==> flow/design.v <==
`timescale 1ns / 1ps
module lms_core #(
    parameter WIDTH = 16,
    parameter FRAC  = 8
)(
    input wire clk,
    input wire rst,
    input wire start,
    input wire signed [WIDTH-1:0] x_in,
    input wire signed [WIDTH-1:0] d_in,
    output reg signed [WIDTH-1:0] y_out,
    output reg signed [WIDTH-1:0] e_out,
    output reg done
);
    localparam signed [WIDTH-1:0] MU_FIXED = 16'd2; 
    reg signed [WIDTH-1:0] w0, w1, w2, w3, w4, w5, w6, w7;
    reg signed [WIDTH-1:0] x0, x1, x2, x3, x4, x5, x6, x7;
    reg [4:0] bit_idx;       
    reg signed [31:0] acc;       
    reg signed [WIDTH-1:0] w_sum;  
    reg signed [WIDTH-1:0] slice_reg; 
    reg signed [31:0] slice_shifted;
    reg signed [WIDTH-1:0] term0, term1, term2, term3, term4, term5, term6, term7;
    reg [2:0] state;
    localparam IDLE = 0, CALC_OFFSET = 1, CALC_SLICE = 2, CALC_ACC = 3, CALC_E = 4, UPDATE_W = 5;
    function signed [WIDTH-1:0] fixed_mul;
        input signed [WIDTH-1:0] a, b;
        reg signed [2*WIDTH-1:0] res;
        begin
            res = a * b;
            fixed_mul = res >>> FRAC;
        end
    endfunction
    always @(posedge clk) begin
        if (rst) begin
            w0<=0; w1<=0; w2<=0; w3<=0; w4<=0; w5<=0; w6<=0; w7<=0;
            x0<=0; x1<=0; x2<=0; x3<=0; x4<=0; x5<=0; x6<=0; x7<=0;
            y_out <= 0; e_out <= 0; done <= 0;
            state <= IDLE;
        end else begin
            case (state)
                IDLE: begin
                    done <= 0;
                    if (start) begin
                        x7<=x6; x6<=x5; x5<=x4; x4<=x3; x3<=x2; x2<=x1; x1<=x0;
                        x0 <= x_in;
                        state <= CALC_OFFSET;
                    end
                end
                CALC_OFFSET: begin
                    w_sum = w0 + w1 + w2 + w3 + w4 + w5 + w6 + w7;
                    acc <= -w_sum; 
                    bit_idx <= 0; 
                    state <= CALC_SLICE;
                end
                CALC_SLICE: begin
                    if (bit_idx == WIDTH-1) begin
                         slice_reg <= (x0[bit_idx] ? -w0 : w0) + 
                                      (x1[bit_idx] ? -w1 : w1) + 
                                      (x2[bit_idx] ? -w2 : w2) + 
                                      (x3[bit_idx] ? -w3 : w3) + 
                                      (x4[bit_idx] ? -w4 : w4) + 
                                      (x5[bit_idx] ? -w5 : w5) + 
                                      (x6[bit_idx] ? -w6 : w6) + 
                                      (x7[bit_idx] ? -w7 : w7);
                    end else begin
                         slice_reg <= (x0[bit_idx] ? w0 : -w0) + 
                                      (x1[bit_idx] ? w1 : -w1) + 
                                      (x2[bit_idx] ? w2 : -w2) + 
                                      (x3[bit_idx] ? w3 : -w3) + 
                                      (x4[bit_idx] ? w4 : -w4) + 
                                      (x5[bit_idx] ? w5 : -w5) + 
                                      (x6[bit_idx] ? w6 : -w6) + 
                                      (x7[bit_idx] ? w7 : -w7);
                    end
                    state <= CALC_ACC;
                end
                CALC_ACC: begin
                    slice_shifted = {{16{slice_reg[15]}}, slice_reg};
                    acc <= acc + (slice_shifted <<< bit_idx);
                    if (bit_idx == WIDTH-1)
                        state <= CALC_E;
                    else begin
                        bit_idx <= bit_idx + 1;
                        state <= CALC_SLICE;
                    end
                end
                CALC_E: begin
                    y_out <= acc >>> 9;
                    e_out <= d_in - (acc >>> 9);
                    state <= UPDATE_W;
                end
                UPDATE_W: begin
                    term0 = fixed_mul(MU_FIXED, x0);
                    term1 = fixed_mul(MU_FIXED, x1);
                    term2 = fixed_mul(MU_FIXED, x2);
                    term3 = fixed_mul(MU_FIXED, x3);
                    term4 = fixed_mul(MU_FIXED, x4);
                    term5 = fixed_mul(MU_FIXED, x5);
                    term6 = fixed_mul(MU_FIXED, x6);
                    term7 = fixed_mul(MU_FIXED, x7);
                    if (e_out > 0) begin
                        w0 <= w0 + term0; w1 <= w1 + term1; w2 <= w2 + term2; w3 <= w3 + term3;
                        w4 <= w4 + term4; w5 <= w5 + term5; w6 <= w6 + term6; w7 <= w7 + term7;
                    end else if (e_out < 0) begin
                        w0 <= w0 - term0; w1 <= w1 - term1; w2 <= w2 - term2; w3 <= w3 - term3;
                        w4 <= w4 - term4; w5 <= w5 - term5; w6 <= w6 - term6; w7 <= w7 - term7;
                    end
                    done <= 1;
                    state <= IDLE;
                end
            endcase
        end
    end
endmodule
## From RTL to reports: lms_core

Each step is given for the RTL above and for the edited RTL.
"unedited" refers to lines of the RTL above, "edited" to lines of the edited file.
"change": "edited" minus "unedited" as printed here. "relative change": 100 x difference / "unedited".
Operators carry their Yosys type and port widths (W data, S select, Z words).
Cell names lack the library's common part.
The mark - stands for no value.

| design | value |
|---|---|
| design top | lms_core |
| clock input | clk |
| cell library | sky130hd |
| timing corner | tt_025C_1v80 |

## Edit of the RTL

The edit as a unified diff against the file above.
This change comes from a script, not from a designer. The edited design behaves differently; no optimisation was intended.

```diff
@@ -8,9 +8,11 @@
     input wire start,
     input wire signed [WIDTH-1:0] x_in,
-    input wire signed [WIDTH-1:0] d_in,
+    input wire signed [WIDTH-1:0] d_in_i,
     output reg signed [WIDTH-1:0] y_out,
     output reg signed [WIDTH-1:0] e_out,
     output reg done
 );
+    reg signed [WIDTH-1:0] d_in;
+    always @(posedge clk) d_in <= d_in_i;
     localparam signed [WIDTH-1:0] MU_FIXED = 16'd2; 
     reg signed [WIDTH-1:0] w0, w1, w2, w3, w4, w5, w6, w7;
```

## Word-level counts

Counts by Yosys on the flattened word-level netlist (proc, flatten, opt, wreduce; memories kept). Register bits leave out memories and registers merged into their read ports (data or address). Print and check cells are left out. Cells with the same type and inputs are merged into one.

Word-level totals:

| item | unedited | edited | change | relative change (%) |
|---|---|---|---|---|
| register bits | 345 | 361 | +16 | +4.64 |
| bits of input ports | 35 | 35 | 0 | 0.00 |
| output and inout port bits | 33 | 33 | 0 | 0.00 |
| word-level cells | 143 | 144 | +1 | +0.70 |

Cells by class:

| item | unedited | edited | change | relative change (%) |
|---|---|---|---|---|
| add/subtract/negate cells | 49 | 49 | 0 | 0.00 |
| $lt $le $gt $ge | 2 | 2 | 0 | 0.00 |
| equality and inequality tests | 8 | 8 | 0 | 0.00 |
| shift-type cells | 9 | 9 | 0 | 0.00 |
| multiplexer cells | 40 | 40 | 0 | 0.00 |
| bitwise logic cells | 1 | 1 | 0 | 0.00 |
| reduce/logical cells | 11 | 11 | 0 | 0.00 |

Unchanged operator kinds not shown: 30.

## Depth

Longest topological path by Yosys (ltp), each cell counted once; first at word level (registers and memories cut), then after technology mapping (sequential cells cut; the memories' decode and read muxes count).

Logic depth:

| item | unedited | edited | change | relative change (%) |
|---|---|---|---|---|
| word-level depth | 10 | 10 | 0 | 0.00 |
| ABC_AREA | 0 | 0 | - | - |
| gate-level depth with buffers | 30 | 28 | -2 | -6.67 |
| depth with buffers taken out | 26 | 26 | 0 | 0.00 |

## Mapped cells and area

Yosys stat after the flow's synthesis: flattened, memories mapped to cells. It holds for the ABC_AREA given above (unset counts as 0); a run with the other value may have another netlist.

Cells by type:

| cell | unedited | edited | change | relative change (%) |
|---|---|---|---|---|
| nor3_1 | 132 | 90 | -42 | -31.82 |
| nand2_1 | 637 | 605 | -32 | -5.02 |
| a211oi_1 | 64 | 33 | -31 | -48.44 |
| and3_1 | 31 | 7 | -24 | -77.42 |
| nand3_1 | 81 | 58 | -23 | -28.40 |
| nor2_1 | 325 | 345 | +20 | +6.15 |
| xor2_1 | 86 | 105 | +19 | +22.09 |
| a21o_1 | 53 | 71 | +18 | +33.96 |
| inv_1 | 472 | 488 | +16 | +3.39 |
| dfxtp_1 | 295 | 311 | +16 | +5.42 |
| o21bai_1 | 9 | 23 | +14 | +155.56 |
| o31ai_1 | 38 | 25 | -13 | -34.21 |
| mux2i_1 | 77 | 65 | -12 | -15.58 |
| nor2b_1 | 71 | 59 | -12 | -16.90 |
| clkbuf_1 | 160 | 149 | -11 | -6.88 |
| buf_1 | 20 | 31 | +11 | +55.00 |
| nor4b_1 | 5 | 16 | +11 | +220.00 |
| mux4_2 | 39 | 49 | +10 | +25.64 |

Unchanged cell types not shown: 8.
Not every row of either side is listed.

Synthesis totals:

| item | unedited | edited | change | relative change (%) |
|---|---|---|---|---|
| mapped cells | 4403 | 4335 | -68 | -1.54 |
| mapped area (sq um) | 35395.2 | 35497.8 | +102.6 | +0.29 |
| area of sequential cells (sq um) | 7287.0 | 7607.3 | +320.3 | +4.40 |
| mapped flip-flops | 341 | 357 | +16 | +4.69 |
| buffers | 192 | 186 | -6 | -3.12 |

## Worst setup path after synthesis

OpenSTA on the mapped netlist: ideal clock, no wires. The path of least setup slack (recovery checks aside). Input and output delay are each 20% of the period. Register names are those of the netlist, which keeps one name where synthesis merged equal registers.

Timing path after synthesis:

| item | unedited | edited | change | relative change (%) |
|---|---|---|---|---|
| kind | flip-flop to flip-flop | flip-flop to flip-flop | - | - |
| start point | register bit_idx[0] | register bit_idx[0] | - | - |
| end point | register slice_reg[15] | register slice_reg[15] | - | - |
| period (ps) | 8000 | 8000 | 0 | 0.00 |
| library setup time (ps) | 264 | 270 | +6 | - |
| time at the first pin (ps) | 0 | 0 | 0 | - |
| data arrival time (ps) | 6495 | 6393 | -102 | -1.57 |
| data required time (ps) | 7736 | 7730 | -6 | -0.08 |
| slack (ps) | 1241 | 1336 | +95 | - |
| path delay (ps) | 6759 | 6663 | -96 | -1.42 |
| stages on the path | 25 | 27 | +2 | +8.00 |
| path buffers | 4 | 4 | 0 | 0.00 |
| synthesis period reached (ps) | 6759 | 6664 | -95 | -1.41 |

"path delay" = arrival - input delay + setup time.
"stages on the path": output pins that drive a net of the path, with the launching flip-flop's if there is one; two outputs of one cell count as two.
"synthesis period reached" is the clock period less the worst setup slack; recovery checks do not enter. This is arithmetic on one report: input and output delays are still those of the set period (20% each).
Between the ends stands the longest chain of elaborated cells between them, by number of cells; it is not shown to be the way that was timed. Of several equally long chains one is given.
Each line given opens the expression or statement behind the cell; cells for indexed reads and writes are added by Yosys, which also makes memories of some case tables.

| on the way, after synthesis, unedited | value |
|---|---|
| cells stage by stage | edfxtp_1 > buf_4 > buf_6 > buf_4 > mux4_2 > mux4_2 > clkbuf_1 > a31oi_1 > xnor2_1 > fa_1 > fa_1 > fa_1 > inv_1 > fa_1 > inv_1 > ha_1 > a211oi_1 > o21ai_0 > o31ai_1 > nand4b_1 > a31oi_1 > a21o_1 > a21oi_1 > xor2_1 > a211oi_2 |
| length of the longest elaborated chain | 10 |
| elaborated cells between the ends (all ways) | 40 |
| classes of those cells | add/sub: 14; eq/ne: 1; shift: 8; mux: 17 |

RTL lines, path after synthesis, unedited:

| item | line | text |
|---|---|---|
| start: declaration | 18 | `reg [4:0] bit_idx;` |
| start: assignment | 53 | `bit_idx <= 0;` |
| start: assignment | 84 | `bit_idx <= bit_idx + 1;` |
| $shiftx A16 B5 Y1 | 67 | `slice_reg <= (x0[bit_idx] ? w0 : -w0) +` |
| $mux W16 | 67 |  |
| $add A16 B16 Y16 (7 in a row) | 67 |  |
| $mux W16 | 57 | `if (bit_idx == WIDTH-1) begin` |
| end: assignment | 58 | `slice_reg <= (x0[bit_idx] ? -w0 : w0) +` |
| end: assignment | 67 |  |
| end: declaration | 21 | `reg signed [WIDTH-1:0] slice_reg;` |

| on the way, after synthesis, edited | value |
|---|---|
| cells stage by stage | edfxtp_1 > buf_6 > buf_6 > mux4_2 > mux4_2 > clkbuf_1 > buf_1 > nand2_1 > xnor2_1 > fa_1 > inv_1 > fa_1 > fa_1 > inv_1 > fa_1 > inv_1 > ha_1 > a211oi_1 > o21ai_0 > a21oi_1 > nand2b_1 > a21boi_0 > a311oi_1 > o2bb2ai_1 > o21ai_0 > xnor2_1 > a21oi_1 |
| length of the longest elaborated chain | 10 |
| elaborated cells between the ends (all ways) | 40 |
| classes of those cells | add/sub: 14; eq/ne: 1; shift: 8; mux: 17 |

RTL lines, path after synthesis, edited:

| item | line | text |
|---|---|---|
| start: declaration | 20 | `reg [4:0] bit_idx;` |
| start: assignment | 55 | `bit_idx <= 0;` |
| start: assignment | 86 | `bit_idx <= bit_idx + 1;` |
| $shiftx A16 B5 Y1 | 69 | `slice_reg <= (x0[bit_idx] ? w0 : -w0) +` |
| $mux W16 | 69 |  |
| $add A16 B16 Y16 (7 in a row) | 69 |  |
| $mux W16 | 59 | `if (bit_idx == WIDTH-1) begin` |
| end: assignment | 60 | `slice_reg <= (x0[bit_idx] ? -w0 : w0) +` |
| end: assignment | 69 |  |
| end: declaration | 23 | `reg signed [WIDTH-1:0] slice_reg;` |

## Path in the finished layout

Path of least setup slack in the final report of the runs of set A (OpenROAD, finished layout, wires in). Where an end is a register, its clock arrival counts in the times.
The report prints the path's times to 10 ps; the period is as set.

Timing path after layout:

| item | unedited | edited | change | relative change (%) |
|---|---|---|---|---|
| kind | flip-flop to flip-flop | flip-flop to flip-flop | - | - |
| start point | register bit_idx[3] | register bit_idx[0] | - | - |
| end point | register slice_reg[15] | register slice_reg[15] | - | - |
| period (ps) | 8000 | 8000 | 0 | 0.00 |
| library setup time (ps) | 260 | 260 | 0 | - |
| time at the first pin (ps) | 590 | 610 | +20 | +3.39 |
| data arrival time (ps) | 7580 | 7680 | +100 | +1.32 |
| data required time (ps) | 8320 | 8330 | +10 | +0.12 |
| slack (ps) | 740 | 640 | -100 | - |
| stages on the path | 21 | 23 | +2 | +9.52 |
| path buffers | 0 | 1 | +1 | - |

Between the ends stands the longest chain of elaborated cells between them, by number of cells; it is not shown to be the way that was timed. Of several equally long chains one is given.

| on the way, after layout, unedited | value |
|---|---|
| cells stage by stage | edfxtp_1 > mux4_2 > mux4_2 > a31oi_1 > xnor2_1 > fa_1 > fa_1 > fa_1 > inv_1 > fa_1 > inv_1 > ha_1 > a211oi_1 > o21ai_0 > o31ai_1 > nand4b_1 > a31oi_1 > a21o_1 > a21oi_1 > xor2_1 > a211oi_2 |
| length of the longest elaborated chain | 10 |
| elaborated cells between the ends (all ways) | 40 |
| classes of those cells | add/sub: 14; eq/ne: 1; shift: 8; mux: 17 |

RTL lines, path after layout, unedited:

| item | line | text |
|---|---|---|
| start: declaration | 18 | `reg [4:0] bit_idx;` |
| start: assignment | 53 | `bit_idx <= 0;` |
| start: assignment | 84 | `bit_idx <= bit_idx + 1;` |
| $shiftx A16 B5 Y1 | 67 | `slice_reg <= (x0[bit_idx] ? w0 : -w0) +` |
| $mux W16 | 67 |  |
| $add A16 B16 Y16 (7 in a row) | 67 |  |
| $mux W16 | 57 | `if (bit_idx == WIDTH-1) begin` |
| end: assignment | 58 | `slice_reg <= (x0[bit_idx] ? -w0 : w0) +` |
| end: assignment | 67 |  |
| end: declaration | 21 | `reg signed [WIDTH-1:0] slice_reg;` |

| on the way, after layout, edited | value |
|---|---|
| cells stage by stage | edfxtp_1 > buf_12 > mux4_2 > mux4_2 > o31ai_1 > xnor2_1 > fa_1 > fa_1 > fa_1 > inv_1 > fa_1 > inv_1 > ha_1 > a211oi_1 > o21ai_0 > a21oi_1 > nand2b_1 > a21boi_0 > a311oi_1 > o2bb2ai_1 > o21ai_0 > xnor2_1 > a21oi_1 |
| length of the longest elaborated chain | 10 |
| elaborated cells between the ends (all ways) | 40 |
| classes of those cells | add/sub: 14; eq/ne: 1; shift: 8; mux: 17 |

RTL lines, path after layout, edited:

| item | line | text |
|---|---|---|
| start: declaration | 20 | `reg [4:0] bit_idx;` |
| start: assignment | 55 | `bit_idx <= 0;` |
| start: assignment | 86 | `bit_idx <= bit_idx + 1;` |
| $shiftx A16 B5 Y1 | 69 | `slice_reg <= (x0[bit_idx] ? w0 : -w0) +` |
| $mux W16 | 69 |  |
| $add A16 B16 Y16 (7 in a row) | 69 |  |
| $mux W16 | 59 | `if (bit_idx == WIDTH-1) begin` |
| end: assignment | 60 | `slice_reg <= (x0[bit_idx] ? -w0 : w0) +` |
| end: assignment | 69 |  |
| end: declaration | 23 | `reg signed [WIDTH-1:0] slice_reg;` |

## Layout results

Runs of the flow (Yosys, OpenROAD) on both versions; the two runs of a pair have the same settings. The constraints put input and output delay at 20% of the set period each and load the outputs with 0.01 pF.

| settings, set A | value |
|---|---|
| CORE_UTILIZATION | 40 |
| period_ns | 8.0 |
| CAP_MARGIN | 20 |
| CORE_MARGIN | 2 |
| SLEW_MARGIN | 20 |

Results, set A:

| item | unedited | edited | change | relative change (%) |
|---|---|---|---|---|
| synthesis area (sq um) | 35395.2 | 35497.8 | +102.6 | +0.29 |
| full die area (sq um) | 90884.2 | 91143.6 | +259.4 | +0.29 |
| standard-cell area after layout (sq um) | 38788.5 | 38777.2 | -11.3 | -0.03 |
| utilization after routing (%) | 44.0 | 44.0 | 0.0 | - |
| smallest setup slack (ps) | 736 | 643 | -93 | - |
| total negative slack (ps) | 0 | 0 | 0 | - |
| worst hold slack after layout (ps) | 453 | 454 | +1 | - |
| total power of the final layout (W) | 0.004334 | 0.004348 | +0.000014 | +0.32 |
| reached clock period (ps) | 7264 | 7357 | +93 | +1.28 |

| settings, set B | value |
|---|---|
| CELL_PAD_IN_SITES_DETAIL_PLACEMENT | 2 |
| CORE_ASPECT_RATIO | 0.94 |
| CORE_UTILIZATION | 22 |
| CTS_CLUSTER_SIZE | 50 |
| MIN_ROUTING_LAYER | met1 |
| PLACE_DENSITY_LB_ADDON | 0.14 |
| SETUP_SLACK_MARGIN | -0.32 |
| period_ns | 8.39 |
| CAP_MARGIN | 20 |
| CORE_MARGIN | 2 |
| SLEW_MARGIN | 20 |

Results, set B:

| item | unedited | edited | change | relative change (%) |
|---|---|---|---|---|
| synthesis area (sq um) | 35395.2 | 35497.8 | +102.6 | +0.29 |
| full die area (sq um) | 164112.0 | 164584.0 | +472.0 | +0.29 |
| standard-cell area after layout (sq um) | 40128.5 | 40268.6 | +140.1 | +0.35 |
| utilization after routing (%) | 25.2 | 25.2 | 0.0 | - |
| smallest setup slack (ps) | 900 | 872 | -28 | - |
| total negative slack (ps) | 0 | 0 | 0 | - |
| worst hold slack after layout (ps) | 460 | 460 | 0 | - |
| total power of the final layout (W) | 0.004387 | 0.004501 | +0.000114 | +2.60 |
| reached clock period (ps) | 7490 | 7518 | +28 | +0.37 |

By "reached clock period" is meant the clock period of the run minus its worst setup slack. This is arithmetic on one report: input and output delays are still those of the set period (20% each).
"total power of the final layout" is the tool's figure for a default switching activity; nothing was simulated.
